==> flow/design.v <==
`timescale 1ns / 1ps
module DEJITTER#(
		parameter	C_HOLD_BIT_NUMBER	=	16,
		parameter	C_INPUT_POLARITY	=	1'b0
	)
	(
    input           sys_clk,
    input           sys_rst,		
    input			signal_in,
    output			signal_out
    );
    reg	[C_HOLD_BIT_NUMBER - 1 : 0]	signal_hold;
    always @(posedge sys_clk) begin
    	if(sys_rst) begin
    		signal_hold <= {C_HOLD_BIT_NUMBER{!C_INPUT_POLARITY}};
    	end else begin
    		signal_hold <= {signal_hold[C_HOLD_BIT_NUMBER - 2 : 0],signal_in};
    	end
    end
    assign	signal_out	=	(signal_hold == {C_HOLD_BIT_NUMBER{C_INPUT_POLARITY}}) ? C_INPUT_POLARITY : !C_INPUT_POLARITY;
endmodule
`timescale 1ns / 1ps
module BLE_CTRL(
    input           sys_clk,
    input           sys_rst,	
 	input			motor_state,
 	input			motor_direction,
 	input			motor_alarm_reset,
 	output			fwd,
 	output			rev,
 	output			stop_mode,
 	output			m0,
 	output			m1,
 	output			alarm_reset,
 	input			speed_out,
 	input			alarm_out_n	
    );
	assign			m0	=	0;
	assign			m1	=	0;
	reg				o_fwd;
	reg				o_rev;
	always @(posedge sys_clk) begin
		if (sys_rst) begin 
			o_fwd	<=	0;
			o_rev	<=	0;
		end
		else if (motor_alarm_reset) begin 
			o_fwd	<=	0;
			o_rev	<=	0;
		end
		else if(motor_state) begin
			o_fwd	<=	motor_direction;
			o_rev	<=	~motor_direction;
		end else begin
			o_fwd	<=	0;
			o_rev	<=	0;
		end
	end
	assign			fwd	=	o_fwd;
	assign			rev	=	o_rev;
	reg				o_stop_mode;
	always @(posedge sys_clk) begin
		if(sys_rst) begin
			o_stop_mode <= 0;
		end else if(motor_alarm_reset) begin
			o_stop_mode <= 1;
		end else begin
			o_stop_mode <= 0;
		end
	end
	assign	stop_mode	=	o_stop_mode;
	reg	[31:0]			tmie_cnt;
	localparam			TIME_10S	=	32'h3B9A_CA00,
						TIME_10MS	=	32'h001E_8480,
						TIME_10US	=	32'h0000_07D0;
	reg					o_alarm_reset;
	always @(posedge sys_clk) begin 
		if(sys_rst) begin
			tmie_cnt <= 0;
		end else if(!alarm_out_n) begin
			tmie_cnt <= tmie_cnt + 1;
		end else if (motor_alarm_reset || alarm_reset) begin
			tmie_cnt <= 0;
		end
		else
			tmie_cnt <= tmie_cnt;
	end					
	always @(posedge sys_clk) begin
		if(sys_rst) begin
			o_alarm_reset <= 0;
		end else if(motor_alarm_reset) begin
			o_alarm_reset <= 1;
		end else if (tmie_cnt > TIME_10US) begin
			o_alarm_reset <= 1;
		end
		else 
			o_alarm_reset <= 0;
	end
	assign	alarm_reset	=	o_alarm_reset;
endmodule
`timescale 1ns / 1ps
module DAC_CTRL  #(   
    parameter C_AXI_ID_WIDTH       = 4,         
    parameter C_AXI_ADDR_WIDTH     = 32,        
    parameter C_AXI_DATA_WIDTH     = 64,        
    parameter C_AXI_NBURST_SUPPORT = 1'b0,      
    parameter C_AXI_BURST_TYPE     = 2'b00,     
    parameter WATCH_DOG_WIDTH      = 12,         
    parameter C_ADDR_SUMOFFSET     =   32'h0000_1000,
    parameter C_ADDR_MOTOR2ETH     =   32'h0000_0000,       
    parameter C_ADDR_ETH2MOTOR     =   32'hE000_0000    
)(    
    input                               sys_clk,
    input                               sys_rst,
   	output                            	saxi_wready,  
   	input [C_AXI_ID_WIDTH-1:0]        	saxi_wid,     
   	input [C_AXI_ADDR_WIDTH-1:0]      	saxi_waddr,   
   	input [7:0]                       	saxi_wlen,    
   	input [2:0]                       	saxi_wsize,   
   	input [1:0]                       	saxi_wburst,  
   	input [1:0]                       	saxi_wlock,   
   	input [3:0]                       	saxi_wcache,  
   	input [2:0]                       	saxi_wprot,   
   	input                             	saxi_wvalid,  
   	output                            	saxi_wd_wready,   
   	input [C_AXI_DATA_WIDTH-1:0]      	saxi_wd_wdata,     
   	input [C_AXI_DATA_WIDTH/8-1:0]    	saxi_wd_wstrb,     
   	input                             	saxi_wd_wlast,     
   	input                             	saxi_wd_wvalid,    
   	output  [C_AXI_ID_WIDTH-1:0]      	saxi_wb_bid,      
   	output  [1:0]                     	saxi_wb_bresp,    
   	output                            	saxi_wb_bvalid,   
   	input                             	saxi_wb_bready,   
   	output                            	saxi_rready,      
   	input [C_AXI_ID_WIDTH-1:0]        	saxi_rid,         
   	input [C_AXI_ADDR_WIDTH-1:0]      	saxi_raddr,       
   	input [7:0]                       	saxi_rlen,        
   	input [2:0]                       	saxi_rsize,       
   	input [1:0]                       	saxi_rburst,      
   	input [1:0]                       	saxi_rlock,       
   	input [3:0]                       	saxi_rcache,      
   	input [2:0]                       	saxi_rprot,       
   	input                             	saxi_rvalid,      
   	output  [C_AXI_ID_WIDTH-1:0]       	saxi_rd_rid,      
   	output  [1:0]                      	saxi_rd_rresp,    
   	output                             	saxi_rd_rvalid,   
   	output  [C_AXI_DATA_WIDTH-1:0]     	saxi_rd_rdata,    
   	output                             	saxi_rd_rlast,    
   	input                              	saxi_rd_rready,    
	input                               maxi_wready,  
	output [C_AXI_ID_WIDTH-1:0]         maxi_wid,     
	output [C_AXI_ADDR_WIDTH-1:0]       maxi_waddr,   
	output [7:0]                        maxi_wlen,    
	output [2:0]                        maxi_wsize,   
	output [1:0]                        maxi_wburst,  
	output [1:0]                        maxi_wlock,   
	output [3:0]                        maxi_wcache,  
	output [2:0]                        maxi_wprot,   
	output                              maxi_wvalid,  
	input                               maxi_wd_wready,   
	output [C_AXI_DATA_WIDTH-1:0]       maxi_wd_wdata,     
	output [C_AXI_DATA_WIDTH/8-1:0]     maxi_wd_wstrb,     
	output                              maxi_wd_wlast,     
	output                              maxi_wd_wvalid,    
	input  [C_AXI_ID_WIDTH-1:0]         maxi_wb_bid,      
	input  [1:0]                        maxi_wb_bresp,    
	input                               maxi_wb_bvalid,   
	output                              maxi_wb_bready,   
	input                               maxi_rready,      
	output [C_AXI_ID_WIDTH-1:0]         maxi_rid,         
	output [C_AXI_ADDR_WIDTH-1:0]       maxi_raddr,       
	output [7:0]                        maxi_rlen,        
	output [2:0]                        maxi_rsize,       
	output [1:0]                        maxi_rburst,      
	output [1:0]                        maxi_rlock,       
	output [3:0]                        maxi_rcache,      
	output [2:0]                        maxi_rprot,       
	output                              maxi_rvalid,      
	input  [C_AXI_ID_WIDTH-1:0]         maxi_rd_bid,      
	input  [1:0]                        maxi_rd_rresp,    
	input                               maxi_rd_rvalid,   
	input  [C_AXI_DATA_WIDTH-1:0]       maxi_rd_rdata,    
	input                               maxi_rd_rlast,    
	output                              maxi_rd_rready,    
 	output								sclk,
 	output								sync_n,
 	output								sdin,
 	output								reset_n,
 	input								sdo,
 	output								motor_state,
 	output								motor_direction,
 	output								motor_alarm_reset,
 	input								alarm_in_n,
 	input								alarm_reset,
 	output								trig_ad_convst
    );
	reg								sclk_p;
	reg								sclk_n;	
	reg								o_sync_n;
	reg								o_sdin;
	reg								o_reset_n;
	reg								o_motor_state;
	reg								o_moter_direction;
	reg								o_alarm_reset;
	reg								o_trig_ad;
	assign							sclk		=	sclk_p & sclk_n	;	
	assign							sync_n		=	o_sync_n;
	assign							sdin		=	o_sdin	;	
	assign							reset_n		=	o_reset_n;	
	assign                          motor_state     	=   o_motor_state;
	assign                          motor_direction 	=   o_moter_direction;
	assign							motor_alarm_reset	=	o_alarm_reset;
	assign							trig_ad_convst		=	o_trig_ad;
	reg [C_AXI_ID_WIDTH-1:0]        s_wr_wid;
	reg [C_AXI_ADDR_WIDTH-1:0]      s_wr_waddr;
	reg [7:0]                       s_wr_wlen;
	reg [1:0]                       s_wr_wburst;
	reg                             s_wr_wready;
	reg [C_AXI_DATA_WIDTH-1:0]      s_wd_wdata;
	reg [C_AXI_DATA_WIDTH/8-1:0]    s_wd_wstrb;
	reg                             s_wd_wready;
	reg								s_wb_bvalid;
	reg	[C_AXI_ID_WIDTH-1:0]      	s_wb_bid;
	reg [1:0]                     	s_wb_bresp;
	reg [C_AXI_ID_WIDTH-1:0]        s_rr_rid;
	reg [C_AXI_ADDR_WIDTH-1:0]      s_rr_raddr;
	reg [7:0]                       s_rr_rlen;
	reg [2:0]                       s_rr_rsize;
	reg [1:0]                       s_rr_rburst;
	reg                             s_rr_rready;
	reg [C_AXI_ID_WIDTH-1:0]        s_rd_rid;
	reg [1:0]                       s_rd_rresp;
	reg								s_rd_rvalid;
	reg [C_AXI_DATA_WIDTH-1:0]     	s_rd_rdata;  
	reg 							s_rd_rlast;
	function integer clogb2 (input integer bit_depth);              
	begin                                                           
	for(clogb2=0; bit_depth>0; clogb2=clogb2+1)                   
	  bit_depth = bit_depth >> 1;                                 
	end                                                           
	endfunction 
	localparam	[2:0]	AXI_SIZE	=	clogb2(C_AXI_DATA_WIDTH/8-1);
	localparam 	[7:0]	AXI_ADDR_INC	=	C_AXI_DATA_WIDTH/8;
	localparam	[2:0]	SUM_SIZE	=	clogb2(32/C_AXI_DATA_WIDTH-1);
	localparam  [3:0]               S_WRITE_IDLE     = 4'd0, 
									S_WRITE_ADDR     = 4'd1,
									S_WRITE_DATA     = 4'd2,                                        
									S_WRITE_RESPONSE = 4'd3,
									S_WRITE_TIME_OUT = 4'd4,
									DAC_RESET        = 4'd5,
									DAC_SYNC         = 4'd6,
									DAC_WRITE        = 4'd7,
									DAC_READ         = 4'd8;                               
   reg [8:0]                       s_write_state,
									s_write_next;
	reg [WATCH_DOG_WIDTH : 0]       s_wt_watch_dog_cnt;          
 	reg [7:0]                       s_write_data_cnt;	
 	reg								trig_write_start;
	always @(posedge sys_clk) begin
		if(sys_rst) begin
			trig_write_start <= 0;
		end else begin
			trig_write_start <= saxi_wvalid;
		end
	end
	reg		flag_dac_reset_over;
	reg		flag_dac_sync_over;
	reg		flag_dac_write_over;
	reg		flag_dac_read_over;
	always @(posedge sys_clk) begin
		if(sys_rst) begin
			s_write_state <= 9'b0_0010_0000;	 
		end else begin
			s_write_state	<= s_write_next;
		end
	end
	always @(*) begin
		s_write_next	=	0;		 
		case (1)
			s_write_state[S_WRITE_IDLE]	:	begin 
				if (trig_write_start)
					s_write_next[S_WRITE_ADDR]		=	1;
				else
					s_write_next[S_WRITE_IDLE]		=	1;
			end
			s_write_state[S_WRITE_ADDR]	:	begin 
				if (saxi_wready && saxi_wvalid)
					s_write_next[S_WRITE_DATA]		=	1;
				else
					s_write_next[S_WRITE_ADDR]		=	1;
			end
			s_write_state[S_WRITE_DATA] :	begin 
				if (flag_read_over)
					s_write_next[S_WRITE_RESPONSE]	=	1;
				else
					s_write_next[S_WRITE_DATA]		=	1;
			end
			s_write_state[S_WRITE_RESPONSE]	:	begin 
				if (saxi_wb_bvalid && saxi_wb_bready)
					s_write_next[DAC_READ]			=	1;		 
				else
					s_write_next[S_WRITE_RESPONSE]	=	1;			
			end
			s_write_state[S_WRITE_TIME_OUT] :	begin 
					s_write_next[S_WRITE_IDLE]		=	1;
			end
			s_write_state[DAC_RESET]	:	begin 
				if (flag_dac_reset_over)
					s_write_next[S_WRITE_IDLE]		=	1;
				else
					s_write_next[DAC_RESET]			=	1;
			end	
			s_write_state[DAC_SYNC]		:	begin 
				if (flag_dac_sync_over)
					s_write_next[DAC_WRITE]			=	1;
				else
					s_write_next[DAC_SYNC]			=	1;
			end							
			s_write_state[DAC_WRITE]	:	begin 
				if (flag_dac_write_over)
					s_write_next[DAC_READ]			=	1;
				else
					s_write_next[DAC_WRITE]			=	1;
			end
			s_write_state[DAC_READ]		:	begin 
				if (flag_dac_read_over)
					s_write_next[S_WRITE_IDLE]		=	1;
				else
					s_write_next[DAC_SYNC]			=	1;		 
			end
			default : s_write_next[S_WRITE_IDLE]		=	1;
		endcase
	end	
	reg	[4:0]	sclk_cnt;
	localparam	TIME_RESET	=	5'd4,	 
				TIME_SYNC	=	5'd10,	 
				BIT_SDI		=	5'd24;	
	reg	[9:0]	dac_voltage;	
	localparam	MOTOR_ENABLE	=	16'hEAEA,
				MOTOR_POSITVE	=	16'h1EAF,
				ALARM_RESET		=	16'hAAED;
	localparam	DAC_SUCCESS		=	16'hFBFB;
	localparam	ALARM_OUT		=	16'hAAAA;
	reg	[23:0]	dac_code;
	reg [23:0]	dac_read;
	localparam	DAC_CMD_WRITE	=	4'd3,
				DAC_CMD_READ	=	4'd9,
				DAC_VO_ALL		=	4'd9,
				DAC_VO_A		=	4'd1;	
	reg	[2:0]	read_in_cnt;
	reg			dac_complete;
	reg [31:0]	time_set;
	reg			flag_read_over;
	always @(posedge sys_clk) begin
		if(sys_rst) begin
			dac_voltage	<=	0;
			time_set	<=	0;
			sclk_cnt	<=	0;
			read_in_cnt	<=	0;
			o_reset_n	<=	1'b1;
			o_sync_n	<=	1'b1;
			o_sdin		<=	1'b0;
			dac_read	<=	0;
			dac_code	<=	0;
			dac_complete	<=	1'b0;
			flag_dac_read_over	<=	1'b0;
			flag_dac_sync_over	<=	1'b0;
			flag_dac_write_over	<=	1'b0;
			flag_dac_reset_over	<=	1'b0;
			flag_read_over		<=	1'b0;
			o_motor_state		<=	1'b0;
			o_moter_direction	<=	1'b1;
			o_alarm_reset		<=	1'b0;
		end else begin
			case (1)
				s_write_next[S_WRITE_IDLE]	:	begin 
												sclk_cnt	<=	0;
												read_in_cnt	<=	0;
												dac_voltage	<=	dac_voltage;
												o_reset_n	<=	1;
												o_sync_n	<=	1;
												o_sdin		<=	0;
												dac_read	<=	0;
												dac_complete		<=	0;
												flag_dac_read_over	<=	0;
												flag_dac_sync_over	<=	0;
												flag_dac_write_over	<=	0;
												flag_dac_reset_over	<=	0;
												flag_read_over		<=	0;
												o_motor_state	<=	alarm_reset ? 0 : o_motor_state;
				end	
				s_write_next[S_WRITE_DATA]	:	begin 
												if (saxi_wd_wvalid && saxi_wd_wready)
													sclk_cnt	<=	sclk_cnt + 1;
												else
													sclk_cnt	<=	sclk_cnt;
												case (sclk_cnt)
													5'd1	:	begin 
														o_motor_state		<=	(s_wd_wdata[63:48] == MOTOR_ENABLE);
														o_moter_direction	<=	(s_wd_wdata[47:32] == MOTOR_POSITVE);
														dac_voltage			<=	 s_wd_wdata[25:16];
														o_alarm_reset		<=	(s_wd_wdata[15:00] == ALARM_RESET);															
													end
													5'd2	:	begin 
														time_set			<=	s_wd_wdata[63:32];
														flag_read_over		<=	1;
													end
													default :  ;
												endcase											
				end
				s_write_next[S_WRITE_RESPONSE]	:	begin 
												sclk_cnt	<=	0;																		
				end
				s_write_next[DAC_RESET]			:	begin 
												if (sclk_cnt == TIME_RESET) begin 
													flag_dac_reset_over <=  1;
													sclk_cnt			<=	0;
												end
												else begin 
													if (!sclk_p && sclk_n)
														sclk_cnt	<=	sclk_cnt + 1;
													else
														sclk_cnt	<=	sclk_cnt;													
												end
												o_reset_n          	<=  !(sclk_cnt  < TIME_RESET);												
				end
				s_write_next[DAC_SYNC]			:	begin 
												if ((sclk_cnt == TIME_SYNC - 1) && (!sclk_p && sclk_n)) begin 
													flag_dac_sync_over 	<=  1;
													sclk_cnt			<=	0;
													o_sync_n			<=	0;
												end
												else begin 
													if (!sclk_p && sclk_n)
														sclk_cnt	<=	sclk_cnt + 1;
													else
														sclk_cnt	<=	sclk_cnt;													
												end	
				end
				s_write_next[DAC_WRITE]			:	begin 
												flag_dac_sync_over 	<=  0;
												if ((sclk_cnt == BIT_SDI - 1) && (!sclk_p && sclk_n)) begin 
													flag_dac_write_over <=  1;
													sclk_cnt			<=	0;
													o_sdin				<=	0;
													o_sync_n			<=	1;
												end
												else begin 
													if (!sclk_p && sclk_n) begin 
														o_sdin	<=	dac_code[23 - (sclk_cnt + 1)];
														sclk_cnt	<=	sclk_cnt + 1;
													end														
													else begin 
														sclk_cnt	<=	sclk_cnt;
														o_sdin		<=	(sclk_cnt == 0) ? dac_code[23] : o_sdin;
													end																											
												end
												if (read_in_cnt == 3 && sclk_p && !sclk_n)		 
													dac_read[23 - sclk_cnt]	<=	sdo;
												else
													dac_read	<=	dac_read;
				end
				s_write_next[DAC_READ]			:	begin 
												flag_dac_write_over <=  0;
												read_in_cnt			<=	read_in_cnt + 1;
												case (read_in_cnt)
													3'd0	:	dac_code	<=	{DAC_CMD_WRITE,DAC_VO_ALL,dac_voltage,6'd0};	 
													3'd1	:	dac_code	<=	{DAC_CMD_READ,DAC_VO_A,10'd0,6'd0};				 
													3'd2	:	dac_code	<=	0;												 
													3'd3	:	begin 
																dac_complete		<=	{dac_read[11:2] == dac_voltage};		 
																flag_dac_read_over	<=	1;
													end 
													default :  ;
												endcase
				end
				default :  ;
			endcase
		end
	end
reg	[31:0]	trig_cnt;
always @(posedge sys_clk) begin
	if(sys_rst) begin
		 trig_cnt	<=	0;
		 o_trig_ad	<=	0;
	end else begin
		 if (motor_state) begin 
		 	if (trig_cnt == time_set) begin 
			 	trig_cnt	<=	0;
			 	o_trig_ad	<=	1;		 		
		 	end
		 	else begin 
		 		trig_cnt	<=	trig_cnt + 1;
			 	o_trig_ad	<=	0;	
		 	end
		 end
		 else begin 
		 	trig_cnt	<=	0;
		 	o_trig_ad	<=	0;
		 end
	end
end
	reg	[7:0]	time_cnt;
	localparam	TIME_SCLK		=	8'd5;	 
	always @(posedge sys_clk) if (sys_rst) begin time_cnt <= 0; end else begin
		if (time_cnt == TIME_SCLK - 1)
			time_cnt	<=	0;
		else
			time_cnt	<=	time_cnt + 1;
	end
	always @(posedge sys_clk) if (sys_rst) begin sclk_p <= 1'b1; end else begin
			sclk_p	<=	(time_cnt <= 2);
	end
	always @(negedge sys_clk) if (sys_rst) begin sclk_n <= 1'b1; end else begin
			sclk_n	<=	(time_cnt <= 2);
	end	
	always @(posedge sys_clk) begin
		if(sys_rst) begin
			 s_wt_watch_dog_cnt	<=	0;
		end else begin
			 if (s_write_state != s_write_next)
			 	s_wt_watch_dog_cnt	<=	0;
			 else
			 	s_wt_watch_dog_cnt	<=	s_wt_watch_dog_cnt + 1; 
		end
	end	
	always @(posedge sys_clk) if (sys_rst) begin s_wr_wready <= 1'b0; end else begin
		if (s_write_state[S_WRITE_IDLE] && s_write_next[S_WRITE_ADDR])
			s_wr_wready	<=	1;
		else
			s_wr_wready	<=	0;
	end
	always @(posedge sys_clk) begin
		if(sys_rst) begin
			 s_wr_wid	<=	0;
		end else begin
			 if (saxi_wvalid && saxi_wready)
			 	s_wr_wid	<=	saxi_wid;
			 else
			 	s_wr_wid	<=	s_wr_wid;
		end
	end
	always @(posedge sys_clk) begin
		if(sys_rst) begin
			 s_wr_wlen	<=	0;
		end else begin
			 if (saxi_wvalid && saxi_wready)
			 	s_wr_wlen	<=	saxi_wlen + 1;
			 else
			 	s_wr_wlen	<=	s_wr_wlen;
		end
	end	
	always @(posedge sys_clk) begin
		if(sys_rst) begin
			s_wr_wburst	<=	0;
		end else begin
			s_wr_wburst	<=	saxi_wburst;	
		end
	end	
	assign	saxi_wready	=	s_wr_wready;
	always @(posedge sys_clk) if (sys_rst) begin s_write_data_cnt <= 0; end else begin
		if (s_write_next[S_WRITE_IDLE])
			s_write_data_cnt	<=	0;
		else if (s_write_state[S_WRITE_ADDR] && s_write_next[S_WRITE_DATA])		 
			s_write_data_cnt	<=	saxi_wlen;
		else if (saxi_wd_wvalid && saxi_wd_wready)
			s_write_data_cnt	<=	s_write_data_cnt - 1;
		else
			s_write_data_cnt	<=	s_write_data_cnt;
	end
	always @(posedge sys_clk) if (sys_rst) begin s_wd_wready <= 1'b0; end else begin
		if (s_write_state[S_WRITE_DATA] && s_write_next[S_WRITE_DATA])
			s_wd_wready	<=	saxi_wd_wvalid;		 
		else
			s_wd_wready	<=	0;
	end	
	always @(posedge sys_clk) begin
		if(sys_rst) begin
			 s_wd_wdata     <= 0;			 
		end else begin
			if (saxi_wd_wready && saxi_wd_wvalid)
				s_wd_wdata	<=	saxi_wd_wdata;		 
			else
				s_wd_wdata	<=	s_wd_wdata;
		end
	end
	assign	saxi_wd_wready	=	s_wd_wready;
	always @(posedge sys_clk) if (sys_rst) begin s_wb_bvalid <= 1'b0; end else begin
		if (s_write_next[S_WRITE_RESPONSE])
			s_wb_bvalid <= 1;
		else
			s_wb_bvalid <= 0;
	end
	assign	saxi_wb_bvalid	=	s_wb_bvalid;
	assign	saxi_wb_bid		=	0;	 
	assign	saxi_wb_bresp	=	2'b0;	 
	reg	[C_AXI_ID_WIDTH-1:0]		m_wid;
	reg	[C_AXI_ADDR_WIDTH-1:0]		m_waddr;
	reg	[7:0]						m_wlen;
	reg	[1:0]						m_wburst;
	reg								m_wvalid;
	reg	[C_AXI_DATA_WIDTH-1:0]		m_wd_wdata;
	reg	[C_AXI_DATA_WIDTH/8-1:0]	m_wd_wstrb;
	reg								m_wd_wlast;
	reg								m_wd_wvalid;
	reg								m_wb_ready;
	localparam  [3:0]               M_WRITE_IDLE     = 4'd0, 
									M_WRITE_ADDR     = 4'd1,
									M_WRITE_DATA     = 4'd2,										
									M_WRITE_RESPONSE = 4'd3,
									M_WRITE_TIME_OUT = 4'd4;								
       reg [4:0]                       m_write_state,
									m_write_next;
	reg [WATCH_DOG_WIDTH : 0]       m_wt_watch_dog_cnt;      
	reg	[7:0]						m_write_data_cnt;    
	reg                             trig_m_write_start;
	reg								flag_sum;
	reg 		alarm_in_n_d;
	reg			alarm_reset_d;
	always @(posedge sys_clk) if (sys_rst) begin alarm_in_n_d <= 1'b0; alarm_reset_d <= 1'b0; end else begin
		alarm_in_n_d	<=	alarm_in_n;
		alarm_reset_d	<=	alarm_reset;
	end
	always @(posedge sys_clk) begin
		if(sys_rst) begin
			trig_m_write_start <= 0;
		end else begin
			trig_m_write_start <= flag_sum;			 
		end
	end
	always @(posedge sys_clk) if (sys_rst) begin flag_sum <= 1'b0; end else begin
		if(maxi_wb_bvalid && maxi_wb_bready) begin
			 flag_sum <= 0;
		end else begin
			 flag_sum <= (flag_dac_read_over || (alarm_in_n_d && !alarm_in_n) || (alarm_reset_d && !alarm_reset)) ? 1 : flag_sum;
		end
	end
	reg	[63:0]	data2eth;	
	reg	[31:0]	data_sum;
	reg	[15:0]	data_complete;
	reg [15:0]	alarm_complete;
	always @(posedge sys_clk) if (sys_rst) begin data2eth <= 0; data_sum <= 0; end else begin
		if(flag_sum) begin
			data2eth[63:48] <=	motor_state ? MOTOR_ENABLE : 0;
			data2eth[47:32]	<=	motor_direction ? MOTOR_POSITVE : 0;
			data2eth[31:16]	<=	dac_voltage;
			data2eth[15:00]	<=	!alarm_in_n ? ALARM_OUT : 0;
			data_sum		<=	data2eth[63:48] + data2eth[47:32] + data2eth[31:16] + data2eth[15:00] + data_complete + alarm_complete + time_set[31:16] + time_set[15:00]; 
		end else if (maxi_wb_bvalid && maxi_wb_bready) begin
			data2eth 	<=	0;
			data_sum	<=	0;
		end
		else begin 
			data2eth 	<=	data2eth;
			data_sum	<=	data_sum;			
		end
	end
	always @(posedge sys_clk) if (sys_rst) begin data_complete <= 0; end else begin
		if(flag_dac_read_over) begin
			data_complete <= dac_complete ? DAC_SUCCESS : 0;
		end else begin
			data_complete <= data_complete;
		end
	end
	always @(posedge sys_clk) if (sys_rst) begin alarm_complete <= 0; end else begin
		if(alarm_reset_d && !alarm_reset)
			alarm_complete <= ALARM_RESET;
		else if (!flag_sum && maxi_wb_bvalid && maxi_wb_bready)
			alarm_complete <= 0;
		else 
			alarm_complete <= alarm_complete;
	end	
	always @(posedge sys_clk) begin
		if(sys_rst) begin
			m_write_state <= 1;
		end else begin
			m_write_state	<= m_write_next;
		end
	end
always @(*) begin
		m_write_next	=	0;		 
		case (1)
			m_write_state[M_WRITE_IDLE]	:	begin 
				if (trig_m_write_start)
					m_write_next[M_WRITE_ADDR]		=	1;
				else
					m_write_next[M_WRITE_IDLE]		=	1;
			end
			m_write_state[M_WRITE_ADDR]	:	begin 
				if (maxi_wready && maxi_wvalid)
					m_write_next[M_WRITE_DATA]		=	1;
				else
					m_write_next[M_WRITE_ADDR]		=	1;
			end
			m_write_state[M_WRITE_DATA] :	begin 
				if (maxi_wd_wvalid && maxi_wd_wready && maxi_wd_wlast)
					m_write_next[M_WRITE_RESPONSE]	=	1;
				else
					m_write_next[M_WRITE_DATA]		=	1;
			end
			m_write_state[M_WRITE_RESPONSE]	:	begin 
				if (maxi_wb_bvalid && maxi_wb_bready && flag_sum)
					m_write_next[M_WRITE_ADDR]		=	1;
				else if (maxi_wb_bvalid && maxi_wb_bready)
					m_write_next[M_WRITE_IDLE]		=	1;
				else
					m_write_next[M_WRITE_RESPONSE]	=	1;			
			end
			m_write_state[M_WRITE_TIME_OUT] :	begin 
					m_write_next[M_WRITE_IDLE]		=	1;
			end
			default : m_write_next[M_WRITE_IDLE]		=	1;
		endcase
	end	
	always @(posedge sys_clk) begin
		if(sys_rst) begin
			 m_wt_watch_dog_cnt	<=	0;
		end else begin
			 if (m_write_state != m_write_next)
			 	m_wt_watch_dog_cnt	<=	0;
			 else
			 	m_wt_watch_dog_cnt	<=	m_wt_watch_dog_cnt + 1; 
		end
	end
	always @(posedge sys_clk) if (sys_rst) begin m_waddr <= 0; m_wvalid <= 1'b0; end else begin
		 if (m_write_state[M_WRITE_ADDR] && m_write_next[M_WRITE_ADDR]) begin
			m_waddr	<=	flag_sum ? (C_ADDR_MOTOR2ETH + C_ADDR_SUMOFFSET) : C_ADDR_MOTOR2ETH;	 
		 	m_wvalid	<=	1;
		 end
		 else begin 
		 	m_waddr	<=	m_waddr;
		 	m_wvalid	<=	0;			 	
		 end
	end
	always @(posedge sys_clk) begin
		if(sys_rst) begin
			 m_wid	<=	0;
		end else begin
			 if (m_write_state[M_WRITE_IDLE] && m_write_next[M_WRITE_ADDR])
			 	m_wid	<=	m_wid + 1;
			 else
			 	m_wid	<=	m_wid;
		end
	end
	always @(posedge sys_clk) begin
		if(sys_rst) begin
			 m_wlen	<=	0;
		end else begin
			 if (m_write_state[M_WRITE_ADDR] && m_write_next[M_WRITE_ADDR])
			 	m_wlen	<=	flag_sum ? (1 - 1) : (2 - 1);			 			 
			 else
			 	m_wlen	<=	m_wlen;
		end
	end	
	assign	maxi_wid	=	m_wid;
	assign	maxi_waddr	=	m_waddr;
	assign	maxi_wlen	=	m_wlen;
	assign	maxi_wsize	=	AXI_SIZE;
	assign	maxi_wburst	=	C_AXI_BURST_TYPE;
	assign	maxi_wvalid	=	m_wvalid;
	assign	maxi_wlock	=	2'b0;
	assign	maxi_wcache	=	4'b0;
	assign	maxi_wprot	=	3'b0;	
	always @(posedge sys_clk) if (sys_rst) begin m_write_data_cnt <= 0; end else begin
		if (m_write_next[M_WRITE_IDLE])
			m_write_data_cnt	<=	0;
		else if (m_write_state[M_WRITE_ADDR] && m_write_next[M_WRITE_DATA])
			m_write_data_cnt	<=	maxi_wlen;
		else if (maxi_wd_wvalid && maxi_wd_wready)
			m_write_data_cnt	<=	m_write_data_cnt - 1;
		else
			m_write_data_cnt	<=	m_write_data_cnt;
	end
	always @(posedge sys_clk) if (sys_rst) begin m_wd_wdata <= 0; end else begin
		if (m_write_state[M_WRITE_DATA] && m_write_next[M_WRITE_DATA])
			if (flag_sum)
				m_wd_wdata	<=	data_sum;
			else 
				if (maxi_wd_wvalid && maxi_wd_wready)
					case (m_write_data_cnt - 1)
						8'd0	:	m_wd_wdata	<=	{data_complete,alarm_complete,time_set};		
						default : 	m_wd_wdata	<=	0;
					endcase
				else if (m_write_data_cnt == maxi_wlen)
					m_wd_wdata	<=	data2eth;
				else
					m_wd_wdata	<=	m_wd_wdata;
		else begin 
			m_wd_wdata	<=	0;				 	
		end
	end
	always @(posedge sys_clk) if (sys_rst) begin m_wd_wvalid <= 1'b0; end else begin
		 if (m_write_state[M_WRITE_DATA] && m_write_next[M_WRITE_DATA]) begin 
		 	m_wd_wvalid	<=	1;	 				 
		 end 
		 else begin 
		 	m_wd_wvalid	<=	0;				 	
		 end		
	end		
	always @(posedge sys_clk) if (sys_rst) begin m_wd_wlast <= 1'b0; end else begin
		 if (m_write_state[M_WRITE_DATA] && m_write_next[M_WRITE_DATA]) begin 
		 	m_wd_wlast	<=	(maxi_wlen == 0) ? 1 : (m_write_data_cnt == 1 && maxi_wd_wvalid && maxi_wd_wready);	 				 
		 end 
		 else begin 
		 	m_wd_wlast	<=	0;				 	
		 end		
	end	
	always @(posedge sys_clk) begin
		if(sys_rst) begin
			m_wd_wstrb	<=	0;
		end else begin
			if (m_write_state[M_WRITE_DATA] && m_write_next[M_WRITE_DATA])
				m_wd_wstrb	<=	{(C_AXI_DATA_WIDTH/8){1'b1}};
			else
				m_wd_wstrb	<=	0;
		end
	end
	assign	maxi_wd_wdata	=	m_wd_wdata;
	assign	maxi_wd_wstrb	=	m_wd_wstrb;
	assign	maxi_wd_wlast	=	m_wd_wlast;
	assign	maxi_wd_wvalid	=	m_wd_wvalid;
	always @(posedge sys_clk) if (sys_rst) begin m_wb_ready <= 1'b0; end else begin
		if (m_write_state[M_WRITE_RESPONSE] && !m_wb_ready)
			m_wb_ready <= maxi_wb_bvalid;
		else
			m_wb_ready <= 0;
	end
	assign	maxi_wb_bready	=	m_wb_ready;	
	assign	saxi_rready		=	1'b0;
	assign	saxi_rd_rid		=	0;
	assign	saxi_rd_rresp	=	2'b0;
	assign	saxi_rd_rvalid	=	1'b0;
	assign	saxi_rd_rdata	=	0;
	assign	saxi_rd_rlast	=	1'b0;
	assign	maxi_rid		=	0;
	assign	maxi_raddr		=	0;
	assign	maxi_rlen		=	8'b0;
	assign	maxi_rsize		=	3'b0;
	assign	maxi_rburst		=	2'b0;
	assign	maxi_rlock		=	2'b0;
	assign	maxi_rcache		=	4'b0;
	assign	maxi_rprot		=	3'b0;
	assign	maxi_rvalid		=	1'b0;
	assign	maxi_rd_rready	=	1'b0;
endmodule
`timescale 1ns / 1ps
module MOTOR_TOP#(   
    parameter C_AXI_ID_WIDTH       = 4,         
    parameter C_AXI_ADDR_WIDTH     = 16,        
    parameter C_AXI_DATA_WIDTH     = 64,        
    parameter C_AXI_NBURST_SUPPORT = 1'b0,      
    parameter C_AXI_BURST_TYPE     = 2'b00,     
    parameter WATCH_DOG_WIDTH      = 12,         
    parameter C_ADDR_SUMOFFSET     =   32'h0000_1000,
    parameter C_ADDR_MOTOR2ETH     =   32'h0000_0000,       
    parameter C_ADDR_ETH2MOTOR     =   32'hE000_0000    
)(    
    input                               sys_clk,
    input                               sys_rst,
   	output                            	saxi_wready,  
   	input [C_AXI_ID_WIDTH-1:0]        	saxi_wid,     
   	input [C_AXI_ADDR_WIDTH-1:0]      	saxi_waddr,   
   	input [7:0]                       	saxi_wlen,    
   	input [2:0]                       	saxi_wsize,   
   	input [1:0]                       	saxi_wburst,  
   	input [1:0]                       	saxi_wlock,   
   	input [3:0]                       	saxi_wcache,  
   	input [2:0]                       	saxi_wprot,   
   	input                             	saxi_wvalid,  
   	output                            	saxi_wd_wready,   
   	input [C_AXI_DATA_WIDTH-1:0]      	saxi_wd_wdata,     
   	input [C_AXI_DATA_WIDTH/8-1:0]    	saxi_wd_wstrb,     
   	input                             	saxi_wd_wlast,     
   	input                             	saxi_wd_wvalid,    
   	output  [C_AXI_ID_WIDTH-1:0]      	saxi_wb_bid,      
   	output  [1:0]                     	saxi_wb_bresp,    
   	output                            	saxi_wb_bvalid,   
   	input                             	saxi_wb_bready,   
   	output                            	saxi_rready,      
   	input [C_AXI_ID_WIDTH-1:0]        	saxi_rid,         
   	input [C_AXI_ADDR_WIDTH-1:0]      	saxi_raddr,       
   	input [7:0]                       	saxi_rlen,        
   	input [2:0]                       	saxi_rsize,       
   	input [1:0]                       	saxi_rburst,      
   	input [1:0]                       	saxi_rlock,       
   	input [3:0]                       	saxi_rcache,      
   	input [2:0]                       	saxi_rprot,       
   	input                             	saxi_rvalid,      
   	output  [C_AXI_ID_WIDTH-1:0]       	saxi_rd_rid,      
   	output  [1:0]                      	saxi_rd_rresp,    
   	output                             	saxi_rd_rvalid,   
   	output  [C_AXI_DATA_WIDTH-1:0]     	saxi_rd_rdata,    
   	output                             	saxi_rd_rlast,    
   	input                              	saxi_rd_rready,    
	input                               maxi_wready,  
	output [C_AXI_ID_WIDTH-1:0]         maxi_wid,     
	output [C_AXI_ADDR_WIDTH-1:0]       maxi_waddr,   
	output [7:0]                        maxi_wlen,    
	output [2:0]                        maxi_wsize,   
	output [1:0]                        maxi_wburst,  
	output [1:0]                        maxi_wlock,   
	output [3:0]                        maxi_wcache,  
	output [2:0]                        maxi_wprot,   
	output                              maxi_wvalid,  
	input                               maxi_wd_wready,   
	output [C_AXI_DATA_WIDTH-1:0]       maxi_wd_wdata,     
	output [C_AXI_DATA_WIDTH/8-1:0]     maxi_wd_wstrb,     
	output                              maxi_wd_wlast,     
	output                              maxi_wd_wvalid,    
	input  [C_AXI_ID_WIDTH-1:0]         maxi_wb_bid,      
	input  [1:0]                        maxi_wb_bresp,    
	input                               maxi_wb_bvalid,   
	output                              maxi_wb_bready,   
	input                               maxi_rready,      
	output [C_AXI_ID_WIDTH-1:0]         maxi_rid,         
	output [C_AXI_ADDR_WIDTH-1:0]       maxi_raddr,       
	output [7:0]                        maxi_rlen,        
	output [2:0]                        maxi_rsize,       
	output [1:0]                        maxi_rburst,      
	output [1:0]                        maxi_rlock,       
	output [3:0]                        maxi_rcache,      
	output [2:0]                        maxi_rprot,       
	output                              maxi_rvalid,      
	input  [C_AXI_ID_WIDTH-1:0]         maxi_rd_bid,      
	input  [1:0]                        maxi_rd_rresp,    
	input                               maxi_rd_rvalid,   
	input  [C_AXI_DATA_WIDTH-1:0]       maxi_rd_rdata,    
	input                               maxi_rd_rlast,    
	output                              maxi_rd_rready,    
 	output								sclk,
 	output								sync_n,
 	output								sdin,
 	output								reset_n,
 	input								sdo,
 	output			fwd,
 	output			rev,
 	output			stop_mode,
 	output			m0,
 	output			m1,
 	output			alarm_reset,
 	input			speed_out,
 	input			alarm_out_n,
 	output			trig_ad_convst
    );
	wire 	alarm_in_n;
	wire	motor_state;
	wire	motor_direction;
	wire	motor_alarm_reset;
	BLE_CTRL inst_BLE_CTRL
		(
			.sys_clk           (sys_clk),
			.sys_rst           (sys_rst),
			.motor_state       (motor_state),
			.motor_direction   (motor_direction),
			.motor_alarm_reset (motor_alarm_reset),
			.fwd               (fwd),
			.rev               (rev),
			.stop_mode         (stop_mode),
			.m0                (m0),
			.m1                (m1),
			.alarm_reset       (alarm_reset),
			.speed_out         (speed_out),
			.alarm_out_n       (alarm_in_n)
		);
	DAC_CTRL #(
			.C_AXI_ID_WIDTH(C_AXI_ID_WIDTH),
			.C_AXI_ADDR_WIDTH(C_AXI_ADDR_WIDTH),
			.C_AXI_DATA_WIDTH(C_AXI_DATA_WIDTH),
			.C_AXI_NBURST_SUPPORT(C_AXI_NBURST_SUPPORT),
			.C_AXI_BURST_TYPE(C_AXI_BURST_TYPE),
			.WATCH_DOG_WIDTH(WATCH_DOG_WIDTH),
			.C_ADDR_SUMOFFSET(C_ADDR_SUMOFFSET),
			.C_ADDR_MOTOR2ETH(C_ADDR_MOTOR2ETH),
			.C_ADDR_ETH2MOTOR(C_ADDR_ETH2MOTOR)
		) inst_DAC_CTRL (
			.sys_clk           (sys_clk),
			.sys_rst           (sys_rst),
			.saxi_wready       (saxi_wready),
			.saxi_wid          (saxi_wid),
			.saxi_waddr        (saxi_waddr),
			.saxi_wlen         (saxi_wlen),
			.saxi_wsize        (saxi_wsize),
			.saxi_wburst       (saxi_wburst),
			.saxi_wlock        (saxi_wlock),
			.saxi_wcache       (saxi_wcache),
			.saxi_wprot        (saxi_wprot),
			.saxi_wvalid       (saxi_wvalid),
			.saxi_wd_wready    (saxi_wd_wready),
			.saxi_wd_wdata     (saxi_wd_wdata),
			.saxi_wd_wstrb     (saxi_wd_wstrb),
			.saxi_wd_wlast     (saxi_wd_wlast),
			.saxi_wd_wvalid    (saxi_wd_wvalid),
			.saxi_wb_bid       (saxi_wb_bid),
			.saxi_wb_bresp     (saxi_wb_bresp),
			.saxi_wb_bvalid    (saxi_wb_bvalid),
			.saxi_wb_bready    (saxi_wb_bready),
			.saxi_rready       (saxi_rready),
			.saxi_rid          (saxi_rid),
			.saxi_raddr        (saxi_raddr),
			.saxi_rlen         (saxi_rlen),
			.saxi_rsize        (saxi_rsize),
			.saxi_rburst       (saxi_rburst),
			.saxi_rlock        (saxi_rlock),
			.saxi_rcache       (saxi_rcache),
			.saxi_rprot        (saxi_rprot),
			.saxi_rvalid       (saxi_rvalid),
			.saxi_rd_rid       (saxi_rd_rid),
			.saxi_rd_rresp     (saxi_rd_rresp),
			.saxi_rd_rvalid    (saxi_rd_rvalid),
			.saxi_rd_rdata     (saxi_rd_rdata),
			.saxi_rd_rlast     (saxi_rd_rlast),
			.saxi_rd_rready    (saxi_rd_rready),
			.maxi_wready       (maxi_wready),
			.maxi_wid          (maxi_wid),
			.maxi_waddr        (maxi_waddr),
			.maxi_wlen         (maxi_wlen),
			.maxi_wsize        (maxi_wsize),
			.maxi_wburst       (maxi_wburst),
			.maxi_wlock        (maxi_wlock),
			.maxi_wcache       (maxi_wcache),
			.maxi_wprot        (maxi_wprot),
			.maxi_wvalid       (maxi_wvalid),
			.maxi_wd_wready    (maxi_wd_wready),
			.maxi_wd_wdata     (maxi_wd_wdata),
			.maxi_wd_wstrb     (maxi_wd_wstrb),
			.maxi_wd_wlast     (maxi_wd_wlast),
			.maxi_wd_wvalid    (maxi_wd_wvalid),
			.maxi_wb_bid       (maxi_wb_bid),
			.maxi_wb_bresp     (maxi_wb_bresp),
			.maxi_wb_bvalid    (maxi_wb_bvalid),
			.maxi_wb_bready    (maxi_wb_bready),
			.maxi_rready       (maxi_rready),
			.maxi_rid          (maxi_rid),
			.maxi_raddr        (maxi_raddr),
			.maxi_rlen         (maxi_rlen),
			.maxi_rsize        (maxi_rsize),
			.maxi_rburst       (maxi_rburst),
			.maxi_rlock        (maxi_rlock),
			.maxi_rcache       (maxi_rcache),
			.maxi_rprot        (maxi_rprot),
			.maxi_rvalid       (maxi_rvalid),
			.maxi_rd_bid       (maxi_rd_bid),
			.maxi_rd_rresp     (maxi_rd_rresp),
			.maxi_rd_rvalid    (maxi_rd_rvalid),
			.maxi_rd_rdata     (maxi_rd_rdata),
			.maxi_rd_rlast     (maxi_rd_rlast),
			.maxi_rd_rready    (maxi_rd_rready),
			.sclk              (sclk),
			.sync_n            (sync_n),
			.sdin              (sdin),
			.reset_n           (reset_n),
			.sdo               (sdo),
			.motor_state       (motor_state),
			.motor_direction   (motor_direction),
			.motor_alarm_reset (motor_alarm_reset),
			.alarm_in_n        (alarm_in_n),
			.alarm_reset       (alarm_reset),
			.trig_ad_convst    (trig_ad_convst)
		);
	DEJITTER #(
			.C_HOLD_BIT_NUMBER(16),
			.C_INPUT_POLARITY(0)
		) inst_DEJITTER (
			.sys_clk    (sys_clk),
			.sys_rst    (sys_rst),
			.signal_in  (alarm_out_n),
			.signal_out (alarm_in_n)
		);
endmodule
==> Step by step through the tools: MOTOR_TOP <==
Tool output for the design above, in the order of the flow.
Line numbers count from 1 in the design file above.
Operators: Yosys type, input widths -> output width; for muxes data width and select width s.
{ "inputs": {"top_module": "MOTOR_TOP", "clk_port": "sys_clk", "library": "sky130hd", "lib_corner": "tt_025C_1v80"} }

==> Elaborated design <==
Yosys after proc, flatten, opt, wreduce and memory -nomap, before mapping. Memory bits, and registers merged into a memory's read port (data or address), are not among the register bits. Print and check cells are not counted.
{ "word_totals": {"register_bits": 517, "latchBits": 0, "mem_bits_rw": 0, "rom_bits": 0, "clocked_rd_ports_x_width": 0, "mem_count": 0, "output_inout_bits": 255, "word_cells": 346} }
{ "classes": {"n_addsub": 17, "n_mul": 0, "n_div": 0, "n_cmp": 3, "n_eq": 21, "shift": 3, "n_mux": 147, "logic": 15, "n_reduce_logical": 81} }
{ "ops": {"columns": ["op", "n"], "rows": [
  ["$mux 64", 3],
  ["$add 32x16->32", 5],
  ["$mux 32", 5],
  ["$mux 16", 9],
  ["$mux 1", 112],
  ["$pmux 24 s3", 1],
  ["$add 32x1->32 const B", 2],
  ["$mux 5", 10],
  ["$shift 1x33->24", 1],
  ["$shift 1x33->24 const A", 1],
  ["$neg 32->33", 1],
  ["$eq 16x16->1 const B", 2],
  ["$shiftx 24x32->1", 1],
  ["$add 32x10->32", 1],
  ["$gt 32x11->1 const B", 1],
  ["$eq 32x32->1", 1],
  ["$logic_not 32->1", 1],
  ["$sub 5x32->32 const A", 1],
  ["$reduce_and 6->1", 5],
  ["$logic_and 1x1->1", 26],
  ["$mux 13", 2],
  ["$and 24x24->24", 1],
  ["$or 24x24->24", 1],
  ["$not 24->24", 1],
  ["$mux 8", 3],
  ["$mux 10", 2],
  ["$reduce_bool 2->1", 9],
  ["$add 16x16->17", 1]
]} }
Not listed: further kinds 40, cells in them 78.

==> Longest topological paths <==
Depth = most cells in a row (Yosys ltp): at word level without a register or memory, in the mapped netlist without a sequential cell, where the memories' decode and read muxes count.
{ "depth": {"word_depth": 13, "ABC_AREA": 1, "depth_mapped": 21, "ltp_nobuf": 21} }

==> After synthesis <==
Source: synth_stat.txt of the flow (Yosys; design flattened, memories mapped). It holds for the ABC_AREA given above (unset counts as 0); a run with the other value may have another netlist.
{ "synth_totals": {"cells": 2701, "mapped_area_um2": 19620.1, "seq_area_um2": 6946.7, "flip_flops": 347, "buffers": 283} }
{ "by_type": {"columns": ["type", "n"], "rows": [
  ["sky130_fd_sc_hd__dfxtp_1", 347],
  ["sky130_fd_sc_hd__nand2_1", 511],
  ["sky130_fd_sc_hd__buf_4", 202],
  ["sky130_fd_sc_hd__a21oi_1", 241],
  ["sky130_fd_sc_hd__inv_1", 298],
  ["sky130_fd_sc_hd__fa_1", 54],
  ["sky130_fd_sc_hd__nor2_1", 287],
  ["sky130_fd_sc_hd__o21ai_0", 186],
  ["sky130_fd_sc_hd__ha_1", 69],
  ["sky130_fd_sc_hd__nand3_1", 128],
  ["sky130_fd_sc_hd__nand4_1", 57],
  ["sky130_fd_sc_hd__nor3_1", 54],
  ["sky130_fd_sc_hd__clkbuf_1", 51],
  ["sky130_fd_sc_hd__xor2_1", 20],
  ["sky130_fd_sc_hd__nor4_1", 20],
  ["sky130_fd_sc_hd__buf_2", 20],
  ["sky130_fd_sc_hd__or2_2", 14],
  ["sky130_fd_sc_hd__nand3b_1", 10]
]} }
Other cell types: 37; their cells: 132.

# Flow runs of MOTOR_TOP

MOTOR_TOP through Yosys and OpenROAD on sky130hd: 4 stored runs, unordered, with their settings and measured results. The constraints put input and output delay at 20% of the set period each and load the outputs with 0.01 pF.
"fin_power_mw": no workload was simulated; the value follows from the tool's default switching activity.

Job 1
==> flow/run.sh <==
#!/bin/bash
# the make line also repeats the synthesis and layout settings of config.mk as NAME=value (left out here)
make -C /OpenROAD-flow-scripts/flow DESIGN_CONFIG=/design/flow/config.mk WORK_HOME=/design/flow/orfs CLKGATE_MAP_FILE= finish
==> flow/config.mk <==
export PLATFORM = sky130hd
export DESIGN_NAME = MOTOR_TOP
export DESIGN_NICKNAME = MOTOR_TOP
export VERILOG_FILES = /design/flow/design.v
export SDC_FILE = /design/flow/constraint.sdc
export NUM_CORES = 4
export LEC_CHECK = 0
export ABC_AREA = 1
export CAP_MARGIN = 20
export CORE_MARGIN = 2
export CORE_UTILIZATION = 70
export CTS_CLUSTER_DIAMETER = 399
export GPL_TIMING_DRIVEN = 0
export PLACE_DENSITY_LB_ADDON = 0.15
export SLEW_MARGIN = 20
==> flow/constraint.sdc <==
create_clock -name core_clock -period 12.3 [get_ports {sys_clk}]
set_input_delay 2.4600 -clock core_clock [delete_from_list [all_inputs] [get_ports {sys_clk}]]
set_output_delay 2.4600 -clock core_clock [all_outputs]
set_load 0.01 [all_outputs]

==> results of job 1, as JSON <==
{
  "final_die_area_um2": 29383.1,
  "fin_power_mw": 2.709,
  "post_route_util_pct": 84.9,
  "tns_setup_ns": 0.000,
  "worst_setup_slack_ns": 2.002,
  "synthArea_um2": 19620.1
}

Job 2
==> flow/run.sh <==
#!/bin/bash
# the make line also repeats the synthesis and layout settings of config.mk as NAME=value (left out here)
make -C /OpenROAD-flow-scripts/flow DESIGN_CONFIG=/design/flow/config.mk WORK_HOME=/design/flow/orfs CLKGATE_MAP_FILE= finish
==> flow/config.mk <==
export PLATFORM = sky130hd
export DESIGN_NAME = MOTOR_TOP
export DESIGN_NICKNAME = MOTOR_TOP
export VERILOG_FILES = /design/flow/design.v
export SDC_FILE = /design/flow/constraint.sdc
export NUM_CORES = 4
export LEC_CHECK = 0
export CAP_MARGIN = 20
export CELL_PAD_IN_SITES_DETAIL_PLACEMENT = 1
export CORE_ASPECT_RATIO = 1.7
export CORE_MARGIN = 2
export CORE_UTILIZATION = 36
export MIN_ROUTING_LAYER = met2
export PLACE_DENSITY_LB_ADDON = 0.12
export SETUP_SLACK_MARGIN = 1.18
export SLEW_MARGIN = 20
==> flow/constraint.sdc <==
create_clock -name core_clock -period 12.5 [get_ports {sys_clk}]
set_input_delay 2.5000 -clock core_clock [delete_from_list [all_inputs] [get_ports {sys_clk}]]
set_output_delay 2.5000 -clock core_clock [all_outputs]
set_load 0.01 [all_outputs]

==> results of job 2, as JSON <==
{
  "worst_setup_slack_ns": 2.060,
  "post_route_util_pct": 41.6,
  "synthArea_um2": 18342.6,
  "fin_power_mw": 2.316,
  "final_die_area_um2": 52835.8,
  "tns_setup_ns": 0.000
}

Job 3
==> flow/run.sh <==
#!/bin/bash
# the make line also repeats the synthesis and layout settings of config.mk as NAME=value (left out here)
make -C /OpenROAD-flow-scripts/flow DESIGN_CONFIG=/design/flow/config.mk WORK_HOME=/design/flow/orfs CLKGATE_MAP_FILE= finish
==> flow/config.mk <==
export PLATFORM = sky130hd
export DESIGN_NAME = MOTOR_TOP
export DESIGN_NICKNAME = MOTOR_TOP
export VERILOG_FILES = /design/flow/design.v
export SDC_FILE = /design/flow/constraint.sdc
export NUM_CORES = 4
export LEC_CHECK = 0
export CAP_MARGIN = 20
export CORE_ASPECT_RATIO = 1.74
export CORE_MARGIN = 4
export CORE_UTILIZATION = 56
export CTS_CLUSTER_SIZE = 16
export GPL_ROUTABILITY_DRIVEN = 1
export HOLD_SLACK_MARGIN = -0.06
export MIN_ROUTING_LAYER = met1
export PLACE_DENSITY_LB_ADDON = 0.27
export SETUP_SLACK_MARGIN = 0.65
export SLEW_MARGIN = 20
==> flow/constraint.sdc <==
create_clock -name core_clock -period 7.2 [get_ports {sys_clk}]
set_input_delay 1.4400 -clock core_clock [delete_from_list [all_inputs] [get_ports {sys_clk}]]
set_output_delay 1.4400 -clock core_clock [all_outputs]
set_load 0.01 [all_outputs]

==> results of job 3, as JSON <==
{
  "synthArea_um2": 18342.6,
  "final_die_area_um2": 35825.2,
  "worst_setup_slack_ns": 0.777,
  "post_route_util_pct": 63.2,
  "fin_power_mw": 3.939,
  "tns_setup_ns": 0.000
}

Job 4
==> flow/run.sh <==
#!/bin/bash
# the make line also repeats the synthesis and layout settings of config.mk as NAME=value (left out here)
make -C /OpenROAD-flow-scripts/flow DESIGN_CONFIG=/design/flow/config.mk WORK_HOME=/design/flow/orfs CLKGATE_MAP_FILE= finish
==> flow/config.mk <==
export PLATFORM = sky130hd
export DESIGN_NAME = MOTOR_TOP
export DESIGN_NICKNAME = MOTOR_TOP
export VERILOG_FILES = /design/flow/design.v
export SDC_FILE = /design/flow/constraint.sdc
export NUM_CORES = 4
export LEC_CHECK = 0
export ABC_AREA = 1
export CAP_MARGIN = 20
export CELL_PAD_IN_SITES_DETAIL_PLACEMENT = 1
export CELL_PAD_IN_SITES_GLOBAL_PLACEMENT = 0
export CORE_MARGIN = 2
export CORE_UTILIZATION = 40
export MAX_ROUTING_LAYER = met4
export MIN_ROUTING_LAYER = met2
export PLACE_DENSITY = 0.38
export SETUP_SLACK_MARGIN = -0.86
export SLEW_MARGIN = 15
export TNS_END_PERCENT = 55
==> flow/constraint.sdc <==
create_clock -name core_clock -period 10.0 [get_ports {sys_clk}]
set_input_delay 2.0000 -clock core_clock [delete_from_list [all_inputs] [get_ports {sys_clk}]]
set_output_delay 2.0000 -clock core_clock [all_outputs]
set_load 0.01 [all_outputs]

==> results of job 4, as JSON <==
{
  "tns_setup_ns": 0.000,
  "final_die_area_um2": 50836.7,
  "synthArea_um2": 19620.1,
  "post_route_util_pct": 45.7,
  "fin_power_mw": 3.466,
  "worst_setup_slack_ns": 1.402
}
